==> flow/design.v <==
module fixed_point_alu (
    input clk,
    input rst,
    input [1:0] op,           
    input signed [15:0] a,    
    input signed [15:0] b,    
    output reg signed [23:0] out,   
    output reg overflow       
);
    localparam Q8_MAX_POS = 16'sh7FFF;    
    localparam Q8_MAX_NEG = 16'sh8000;    
    localparam Q16_MAX_POS = 24'sh7FFFFF;  
    localparam Q16_MAX_NEG = 24'sh800000;  
    reg signed [31:0] mul_result;   
    reg signed [23:0] add_sub_result;
    always @(posedge clk or posedge rst) begin
        if (rst) begin
            out <= 0;
            overflow <= 0;
        end else begin
            case (op)
                2'b00: begin
                    add_sub_result = a + b;
                    if ((a > 0 && b > 0 && add_sub_result < 0) || 
                        (a < 0 && b < 0 && add_sub_result > 0)) begin
                        overflow <= 1;
                        out <= (a[15] == 1) ? Q16_MAX_NEG : Q16_MAX_POS;
                    end else begin
                        overflow <= 0;
                        out <= { {8{add_sub_result[15]}}, add_sub_result };  
                    end
                end
                2'b01: begin
                    add_sub_result = a - b;
                    if ((a > 0 && b < 0 && add_sub_result < 0) || 
                        (a < 0 && b > 0 && add_sub_result > 0)) begin
                        overflow <= 1;
                        out <= (a[15] == 1) ? Q16_MAX_NEG : Q16_MAX_POS;
                    end else begin
                        overflow <= 0;
                        out <= { {8{add_sub_result[15]}}, add_sub_result };  
                    end
                end
               2'b10: begin
    mul_result = a * b;   
    if ($signed(mul_result[31:8]) > $signed(Q16_MAX_POS)) begin
        overflow <= 1;
        out <= Q16_MAX_POS;
    end else if ($signed(mul_result[31:8]) < $signed(Q16_MAX_NEG)) begin
        overflow <= 1;
        out <= Q16_MAX_NEG;
    end else begin
        overflow <= 0;
        out <= mul_result[31:8];   
    end
end
                2'b11: begin
                    if (b == 0) begin   
                        overflow <= 1;
                        out <= (a[15] == 1) ? Q16_MAX_NEG : Q16_MAX_POS;
                    end else begin
                        out <= (a << 8) / b;
                        overflow <= 0;
                    end
                end
                default: begin
                    out <= 0;
                    overflow <= 0;
                end
            endcase
        end
    end
endmodule
==> Tool chain data of fixed_point_alu <==
Module fixed_point_alu before and after one edit of its RTL, step after step.
"before" refers to lines of the RTL above, "after" to lines of the edited file.
"delta": "after" minus "before" as printed here. "rel_change_pct": 100 x difference / "before".
{ "design": {"top": "fixed_point_alu", "clock": "clk", "cell_library": "sky130hd", "lib_corner": "tt_025C_1v80"} }

==> The edit <==
The edit as a unified diff against the file above.
This change comes from a script, not from a designer. The edited design behaves differently; no optimisation was intended.
begin of diff
@@ -4,8 +4,10 @@
     input [1:0] op,           
     input signed [15:0] a,    
-    input signed [15:0] b,    
+    input signed [15:0] b_pin,    
     output reg signed [23:0] out,   
     output reg overflow       
 );
+    reg signed [15:0] b;
+    always @(posedge clk) b <= b_pin;
     localparam Q8_MAX_POS = 16'sh7FFF;    
     localparam Q8_MAX_NEG = 16'sh8000;    
end of diff

==> Word-level counts <==
Counts by Yosys on the flattened word-level netlist (proc, flatten, opt, wreduce; memories kept). Register bits leave out memories and registers merged into their read ports (data or address); mux counts leave out enables and synchronous resets folded into registers. Print and check cells are left out. Cells with the same type and inputs are merged into one.
{ "word_totals": {"columns": ["item", "before", "after", "delta", "rel_change_pct"], "rows": [
  ["mem_bits_ro", 0, 0, 0, null],
  ["out_inout_bits", 25, 25, 0, 0.00],
  ["mem_bits_rw", 0, 0, 0, null],
  ["ff_bits", 25, 41, 16, 64.00],
  ["latchBits", 0, 0, 0, null],
  ["n_memories", 0, 0, 0, null],
  ["clocked_rd_ports_x_width", 0, 0, 0, null],
  ["input_bits", 36, 36, 0, 0.00],
  ["word_cells", 44, 45, 1, 2.27]
]} }
{ "op_classes": {"columns": ["item", "before", "after", "delta", "rel_change_pct"], "rows": [
  ["eq_ne", 3, 3, 0, 0.00],
  ["reduce_and_logical", 12, 12, 0, 0.00],
  ["muxes", 13, 13, 0, 0.00],
  ["bitwise", 0, 0, 0, null],
  ["mul", 1, 1, 0, 0.00],
  ["cmp", 10, 10, 0, 0.00],
  ["add_sub_neg", 2, 2, 0, 0.00],
  ["div_mod_pow", 1, 1, 0, 0.00],
  ["shifts", 0, 0, 0, null]
]} }
{ "op_table": {"columns": ["cell", "before", "after", "delta", "rel_change_pct"], "rows": [
  ["logical AND 1 bit", 8, 8, 0, 0.00],
  ["2-to-1 mux 24 bit", 6, 6, 0, 0.00],
  ["2-to-1 mux 1 bit", 5, 5, 0, 0.00],
  ["equality test 2 bit (second input constant)", 2, 2, 0, 0.00],
  ["greater-than comparator 16 x 1 -> 1 bit (second input constant)", 2, 2, 0, 0.00],
  ["greater-than comparator 17 x 1 -> 1 bit (second input constant)", 2, 2, 0, 0.00],
  ["logical OR 1 bit", 2, 2, 0, 0.00],
  ["< comparator 16 x 1 -> 1 bit (second input constant)", 2, 2, 0, 0.00],
  ["< comparator 17 x 1 -> 1 bit (second input constant)", 2, 2, 0, 0.00],
  ["adder 16 x 16 -> 17 bit", 1, 1, 0, 0.00],
  ["divider 24 x 16 -> 24 bit", 1, 1, 0, 0.00],
  ["equality test 2 x 1 -> 1 bit (second input constant)", 1, 1, 0, 0.00],
  ["greater-than comparator 24 bit (second input constant)", 1, 1, 0, 0.00],
  ["logical NOT 16 bit", 1, 1, 0, 0.00],
  ["logical NOT 2 bit", 1, 1, 0, 0.00],
  ["< comparator 24 bit (second input constant)", 1, 1, 0, 0.00],
  ["multiplier 16 x 16 -> 32 bit", 1, 1, 0, 0.00],
  ["case mux 1 bit (select 4 bit)", 1, 1, 0, 0.00],
  ["case mux 24 bit (select 4 bit)", 1, 1, 0, 0.00],
  ["subtractor 16 x 16 -> 17 bit", 1, 1, 0, 0.00]
]} }

==> Logic depth <==
Depth = most cells in a row (Yosys ltp): at word level without a register or memory, in the mapped netlist without a sequential cell, where the memories' decode and read muxes count.
{ "depth": {"columns": ["item", "before", "after", "delta", "rel_change_pct"], "rows": [
  ["word_depth", 6, 6, 0, 0.00],
  ["ABC_AREA", "0", "0", null, null],
  ["depth_mapped", 253, 247, -6, -2.37],
  ["depth_no_buf", 227, 227, 0, 0.00]
]} }

==> Netlist <==
Yosys stat after the flow's synthesis: flattened, memories mapped to cells. It holds for the ABC_AREA given above (unset counts as 0); a run with the other value may have another netlist.
{ "by_type": {"columns": ["cell_type", "before", "after", "delta", "rel_change_pct"], "rows": [
  ["sky130_fd_sc_hd__a21oi_1", 241, 300, 59, 24.48],
  ["sky130_fd_sc_hd__nand2_1", 436, 390, -46, -10.55],
  ["sky130_fd_sc_hd__o21a_1", 86, 55, -31, -36.05],
  ["sky130_fd_sc_hd__a21o_1", 117, 94, -23, -19.66],
  ["sky130_fd_sc_hd__xor2_1", 83, 104, 21, 25.30],
  ["sky130_fd_sc_hd__and2_1", 73, 94, 21, 28.77],
  ["sky130_fd_sc_hd__or4_1", 13, 30, 17, 130.77],
  ["sky130_fd_sc_hd__dfxtp_1", 0, 16, 16, null],
  ["sky130_fd_sc_hd__or3_1", 42, 57, 15, 35.71],
  ["sky130_fd_sc_hd__nand2b_1", 45, 57, 12, 26.67],
  ["sky130_fd_sc_hd__a31oi_1", 52, 63, 11, 21.15],
  ["sky130_fd_sc_hd__o21bai_1", 22, 33, 11, 50.00],
  ["sky130_fd_sc_hd__xnor2_1", 195, 185, -10, -5.13],
  ["sky130_fd_sc_hd__a21boi_0", 26, 16, -10, -38.46],
  ["sky130_fd_sc_hd__o22ai_1", 14, 24, 10, 71.43],
  ["sky130_fd_sc_hd__o31ai_1", 46, 37, -9, -19.57],
  ["sky130_fd_sc_hd__nor2b_1", 35, 44, 9, 25.71],
  ["sky130_fd_sc_hd__nor2_1", 331, 323, -8, -2.42]
]} }
Not every row of either side is listed.
{ "mapped": {"columns": ["item", "before", "after", "delta", "rel_change_pct"], "rows": [
  ["seq_area_um2", 625.6, 945.9, 320.3, 51.20],
  ["synth_area_um2", 30205.2, 30659.4, 454.2, 1.50],
  ["cells", 4031, 4061, 30, 0.74],
  ["ffs", 25, 41, 16, 64.00]
]} }

==> Path before layout <==
Path of least setup slack by OpenSTA after synthesis, without wires, with an ideal clock, recovery checks aside; 20% of the period is set as input and as output delay. Where synthesis merged equal registers, the netlist keeps one of their names.
{ "synth_path": {"columns": ["item", "before", "after", "delta", "rel_change_pct"], "rows": [
  ["path_kind", "input -> register", "input -> register", null, null],
  ["from", "in b[0]", "in a[1]", null, null],
  ["to", "reg out[18]", "reg out[14]", null, null],
  ["in_delay_ns", 12.000, 12.000, 0.000, 0.00],
  ["delay_ns", 49.509, 50.123, 0.614, 1.24],
  ["tclk_ns", 60.0, 60.0, 0.0, 0.00],
  ["t_required_ns", 59.877, 59.861, -0.016, -0.03],
  ["path_stages", 228, 222, -6, -2.63],
  ["setup_time_ns", 0.123, 0.139, 0.016, null],
  ["setup_slack_ns", -1.509, -2.122, -0.613, null],
  ["t_arrival_ns", 61.386, 61.984, 0.598, 0.97],
  ["synth_period_reached_ns", 61.509, 62.122, 0.613, 1.00]
]} }
"delay_ns" = arrival - input delay + setup time.
"path_stages" counts driving pins, that of a launching flip-flop among them; a cell with two outputs on the path counts twice.
"synth_period_reached_ns" is the clock period less the worst setup slack; recovery checks do not enter. This is arithmetic on one report: input and output delays are still those of the set period (20% each).
At most two assigning lines are given for a register; there are more.
{ "synth_via_before": {"path_cell_list": "sky130_fd_sc_hd__buf_2 > sky130_fd_sc_hd__clkinv_1 > sky130_fd_sc_hd__clkbuf_1 > sky130_fd_sc_hd__ha_1 > sky130_fd_sc_hd__clkbuf_1 > sky130_fd_sc_hd__nor3b_2 > sky130_fd_sc_hd__nor2_1 > sky130_fd_sc_hd__xnor2_1 > sky130_fd_sc_hd__o2111ai_1 > sky130_fd_sc_hd__or3_1 > sky130_fd_sc_hd__clkbuf_1 > sky130_fd_sc_hd__mux2i_2 > sky130_fd_sc_hd__ha_1 > sky130_fd_sc_hd__o21a_1 > sky130_fd_sc_hd__or2_2 > sky130_fd_sc_hd__and2_1 > sky130_fd_sc_hd__nand2_1 > sky130_fd_sc_hd__mux2i_1 > (+192 left out) > sky130_fd_sc_hd__nor2_1 > sky130_fd_sc_hd__a21o_1 > sky130_fd_sc_hd__ha_1 > sky130_fd_sc_hd__a21o_1 > sky130_fd_sc_hd__a21o_1 > sky130_fd_sc_hd__a21o_1 > sky130_fd_sc_hd__a21o_1 > sky130_fd_sc_hd__a21oi_1 > sky130_fd_sc_hd__o211ai_1 > sky130_fd_sc_hd__a211o_1 > sky130_fd_sc_hd__nor2_1 > sky130_fd_sc_hd__ha_1 > sky130_fd_sc_hd__and3_1 > sky130_fd_sc_hd__clkbuf_1 > sky130_fd_sc_hd__a41oi_1 > sky130_fd_sc_hd__xor2_1 > sky130_fd_sc_hd__o21ai_0 > sky130_fd_sc_hd__nand2_1", "cells_between": 29, "classes_between": "add/sub: 2; mul: 1; div: 1; compare: 8; mux: 6; reduce/logical: 11"} }
{ "synth_rtl_before": {"columns": ["item", "line", "text"], "rows": [
  ["start, declared", 6, "input signed [15:0] b,"],
  ["end, assigned", 27, "out <= (a[15] == 1) ? Q16_MAX_NEG : Q16_MAX_POS;"],
  ["end, assigned", 30, "out <= { {8{add_sub_result[15]}}, add_sub_result };"],
  ["end, declared", 7, "output reg signed [23:0] out,"]
]} }
before: Chain of elaborated cells between the ends: none given.
{ "synth_via_after": {"path_cell_list": "sky130_fd_sc_hd__clkbuf_1 > sky130_fd_sc_hd__or4_1 > sky130_fd_sc_hd__or4_1 > sky130_fd_sc_hd__nor4_1 > sky130_fd_sc_hd__ha_1 > sky130_fd_sc_hd__and4_1 > sky130_fd_sc_hd__nor2_1 > sky130_fd_sc_hd__ha_1 > sky130_fd_sc_hd__o21ai_0 > sky130_fd_sc_hd__nand2b_1 > sky130_fd_sc_hd__and3_1 > sky130_fd_sc_hd__o31ai_2 > sky130_fd_sc_hd__ha_1 > sky130_fd_sc_hd__o21ai_0 > sky130_fd_sc_hd__nand2b_1 > sky130_fd_sc_hd__and3_1 > sky130_fd_sc_hd__o31ai_1 > sky130_fd_sc_hd__ha_1 > (+186 left out) > sky130_fd_sc_hd__clkbuf_1 > sky130_fd_sc_hd__clkbuf_1 > sky130_fd_sc_hd__nand2_1 > sky130_fd_sc_hd__o21a_1 > sky130_fd_sc_hd__ha_1 > sky130_fd_sc_hd__nand4_1 > sky130_fd_sc_hd__nor4_1 > sky130_fd_sc_hd__nand3_1 > sky130_fd_sc_hd__nor3b_1 > sky130_fd_sc_hd__o31a_1 > sky130_fd_sc_hd__nor2_1 > sky130_fd_sc_hd__ha_1 > sky130_fd_sc_hd__and4_1 > sky130_fd_sc_hd__buf_2 > sky130_fd_sc_hd__a41oi_1 > sky130_fd_sc_hd__xnor2_1 > sky130_fd_sc_hd__a21oi_1 > sky130_fd_sc_hd__or4_1", "cells_between": 28, "classes_between": "add/sub: 2; mul: 1; div: 1; compare: 8; mux: 6; reduce/logical: 10"} }
{ "synth_rtl_after": {"columns": ["item", "line", "text"], "rows": [
  ["start, declared", 5, "input signed [15:0] a,"],
  ["end, assigned", 29, "out <= (a[15] == 1) ? Q16_MAX_NEG : Q16_MAX_POS;"],
  ["end, assigned", 32, "out <= { {8{add_sub_result[15]}}, add_sub_result };"],
  ["end, declared", 7, "output reg signed [23:0] out,"]
]} }
after: Chain of elaborated cells between the ends: none given.

==> Path in the finished layout <==
Path of least setup slack in the final report of the runs of pair 1 (OpenROAD, finished layout, wires in). Where an end is a register, its clock arrival counts in the times.
{ "layout_path": {"columns": ["item", "before", "after", "delta", "rel_change_pct"], "rows": [
  ["path_kind", "input -> register", "input -> register", null, null],
  ["from", "in a[10]", "in a[0]", null, null],
  ["to", "reg out[4]", "reg out[14]", null, null],
  ["path_stages", 218, 220, 2, 0.92],
  ["setup_time_ns", 0.14, 0.13, -0.01, null],
  ["in_delay_ns", 12.00, 12.00, 0.00, 0.00],
  ["setup_slack_ns", 1.87, 1.81, -0.06, null],
  ["t_required_ns", 60.15, 60.20, 0.05, 0.08],
  ["tclk_ns", 60.0, 60.0, 0.0, 0.00],
  ["t_arrival_ns", 58.27, 58.39, 0.12, 0.21]
]} }
At most two assigning lines are given for a register; there are more.
{ "layout_via_before": {"path_cell_list": "sky130_fd_sc_hd__clkdlybuf4s50_1 > sky130_fd_sc_hd__or4_4 > sky130_fd_sc_hd__or4_4 > sky130_fd_sc_hd__o21ai_2 > sky130_fd_sc_hd__xor2_2 > sky130_fd_sc_hd__inv_1 > sky130_fd_sc_hd__or4_1 > sky130_fd_sc_hd__o31ai_2 > sky130_fd_sc_hd__mux2i_2 > sky130_fd_sc_hd__ha_1 > sky130_fd_sc_hd__o21a_1 > sky130_fd_sc_hd__or2_2 > sky130_fd_sc_hd__and2_1 > sky130_fd_sc_hd__nand2_1 > sky130_fd_sc_hd__mux2i_2 > sky130_fd_sc_hd__ha_1 > sky130_fd_sc_hd__o21a_1 > sky130_fd_sc_hd__o21a_1 > (+182 left out) > sky130_fd_sc_hd__buf_6 > sky130_fd_sc_hd__buf_4 > sky130_fd_sc_hd__mux2_2 > sky130_fd_sc_hd__ha_1 > sky130_fd_sc_hd__a21o_1 > sky130_fd_sc_hd__a21o_1 > sky130_fd_sc_hd__a21o_1 > sky130_fd_sc_hd__a21oi_1 > sky130_fd_sc_hd__o211ai_1 > sky130_fd_sc_hd__a211o_1 > sky130_fd_sc_hd__nor2_4 > sky130_fd_sc_hd__ha_1 > sky130_fd_sc_hd__and3_1 > sky130_fd_sc_hd__buf_6 > sky130_fd_sc_hd__nor2_1 > sky130_fd_sc_hd__xnor2_1 > sky130_fd_sc_hd__o21ai_1 > sky130_fd_sc_hd__nand4_1", "cells_between": 28, "classes_between": "add/sub: 2; mul: 1; div: 1; compare: 8; mux: 6; reduce/logical: 10"} }
{ "layout_rtl_before": {"columns": ["item", "line", "text"], "rows": [
  ["start, declared", 5, "input signed [15:0] a,"],
  ["end, assigned", 27, "out <= (a[15] == 1) ? Q16_MAX_NEG : Q16_MAX_POS;"],
  ["end, assigned", 30, "out <= { {8{add_sub_result[15]}}, add_sub_result };"],
  ["end, declared", 7, "output reg signed [23:0] out,"]
]} }
before: Chain of elaborated cells between the ends: none given.
{ "layout_via_after": {"path_cell_list": "sky130_fd_sc_hd__clkdlybuf4s50_1 > sky130_fd_sc_hd__buf_4 > sky130_fd_sc_hd__inv_1 > sky130_fd_sc_hd__ha_2 > sky130_fd_sc_hd__or3b_2 > sky130_fd_sc_hd__or4_4 > sky130_fd_sc_hd__o21ai_2 > sky130_fd_sc_hd__xnor2_2 > sky130_fd_sc_hd__ha_1 > sky130_fd_sc_hd__o21ai_0 > sky130_fd_sc_hd__nand2b_1 > sky130_fd_sc_hd__a31oi_1 > sky130_fd_sc_hd__nor2_1 > sky130_fd_sc_hd__ha_1 > sky130_fd_sc_hd__o21a_1 > sky130_fd_sc_hd__o21ai_0 > sky130_fd_sc_hd__nand2b_1 > sky130_fd_sc_hd__and3_1 > (+184 left out) > sky130_fd_sc_hd__buf_12 > sky130_fd_sc_hd__mux2i_1 > sky130_fd_sc_hd__o31ai_1 > sky130_fd_sc_hd__ha_1 > sky130_fd_sc_hd__a21o_1 > sky130_fd_sc_hd__a21o_1 > sky130_fd_sc_hd__a21o_1 > sky130_fd_sc_hd__a21o_1 > sky130_fd_sc_hd__a21o_1 > sky130_fd_sc_hd__a21oi_1 > sky130_fd_sc_hd__o211ai_1 > sky130_fd_sc_hd__nor2_1 > sky130_fd_sc_hd__ha_2 > sky130_fd_sc_hd__and4_4 > sky130_fd_sc_hd__a41oi_1 > sky130_fd_sc_hd__xnor2_1 > sky130_fd_sc_hd__a21oi_1 > sky130_fd_sc_hd__or4_1", "cells_between": 28, "classes_between": "add/sub: 2; mul: 1; div: 1; compare: 8; mux: 6; reduce/logical: 10"} }
{ "layout_rtl_after": {"columns": ["item", "line", "text"], "rows": [
  ["start, declared", 5, "input signed [15:0] a,"],
  ["end, assigned", 29, "out <= (a[15] == 1) ? Q16_MAX_NEG : Q16_MAX_POS;"],
  ["end, assigned", 32, "out <= { {8{add_sub_result[15]}}, add_sub_result };"],
  ["end, declared", 7, "output reg signed [23:0] out,"]
]} }
after: Chain of elaborated cells between the ends: none given.

==> Flow runs <==
Both versions went through the flow (Yosys, OpenROAD) with the same settings in each pair. Constraints: input delay and output delay 20% of the set period each, output load 0.01 pF.
{ "flow_settings_pair_1": {"CORE_UTILIZATION": 40, "period_ns": 60.0, "CAP_MARGIN": 20, "CORE_MARGIN": 2, "SLEW_MARGIN": 20} }
{ "results_pair_1": {"columns": ["item", "before", "after", "delta", "rel_change_pct"], "rows": [
  ["tns_setup_ns", 0.000, 0.000, 0.000, null],
  ["clock_period_reached_ns", 58.127, 58.189, 0.062, 0.11],
  ["design.die.area_um2", 77726.7, 78879.5, 1152.8, 1.48],
  ["layout_stdcell_area_um2", 35278.8, 36317.3, 1038.5, 2.94],
  ["finish.utilization_pct", 47.3, 47.8, 0.5, null],
  ["synthesis_area_um2", 30205.2, 30659.4, 454.2, 1.50],
  ["setup_worst_slack_ns", 1.873, 1.811, -0.062, null]
]} }
{ "flow_settings_pair_2": {"CORE_ASPECT_RATIO": 0.84, "CORE_UTILIZATION": 64, "HOLD_SLACK_MARGIN": -0.01, "MIN_ROUTING_LAYER": "met1", "PLACE_DENSITY_LB_ADDON": 0.05, "SETUP_SLACK_MARGIN": 5.0, "TNS_END_PERCENT": 35, "period_ns": 75.3, "CAP_MARGIN": 20, "CORE_MARGIN": 2, "SLEW_MARGIN": 20} }
{ "results_pair_2": {"columns": ["item", "before", "after", "delta", "rel_change_pct"], "rows": [
  ["tns_setup_ns", 0.000, 0.000, 0.000, null],
  ["clock_period_reached_ns", 68.048, 67.769, -0.279, -0.41],
  ["design.die.area_um2", 48956.6, 49678.9, 722.3, 1.48],
  ["layout_stdcell_area_um2", 32428.6, 33113.0, 684.4, 2.11],
  ["finish.utilization_pct", 70.0, 70.0, 0.0, null],
  ["synthesis_area_um2", 30205.2, 30659.4, 454.2, 1.50],
  ["setup_worst_slack_ns", 7.252, 7.530, 0.278, null]
]} }
By "clock_period_reached_ns" is meant the clock period of the run minus its worst setup slack. This is arithmetic on one report: input and output delays are still those of the set period (20% each).
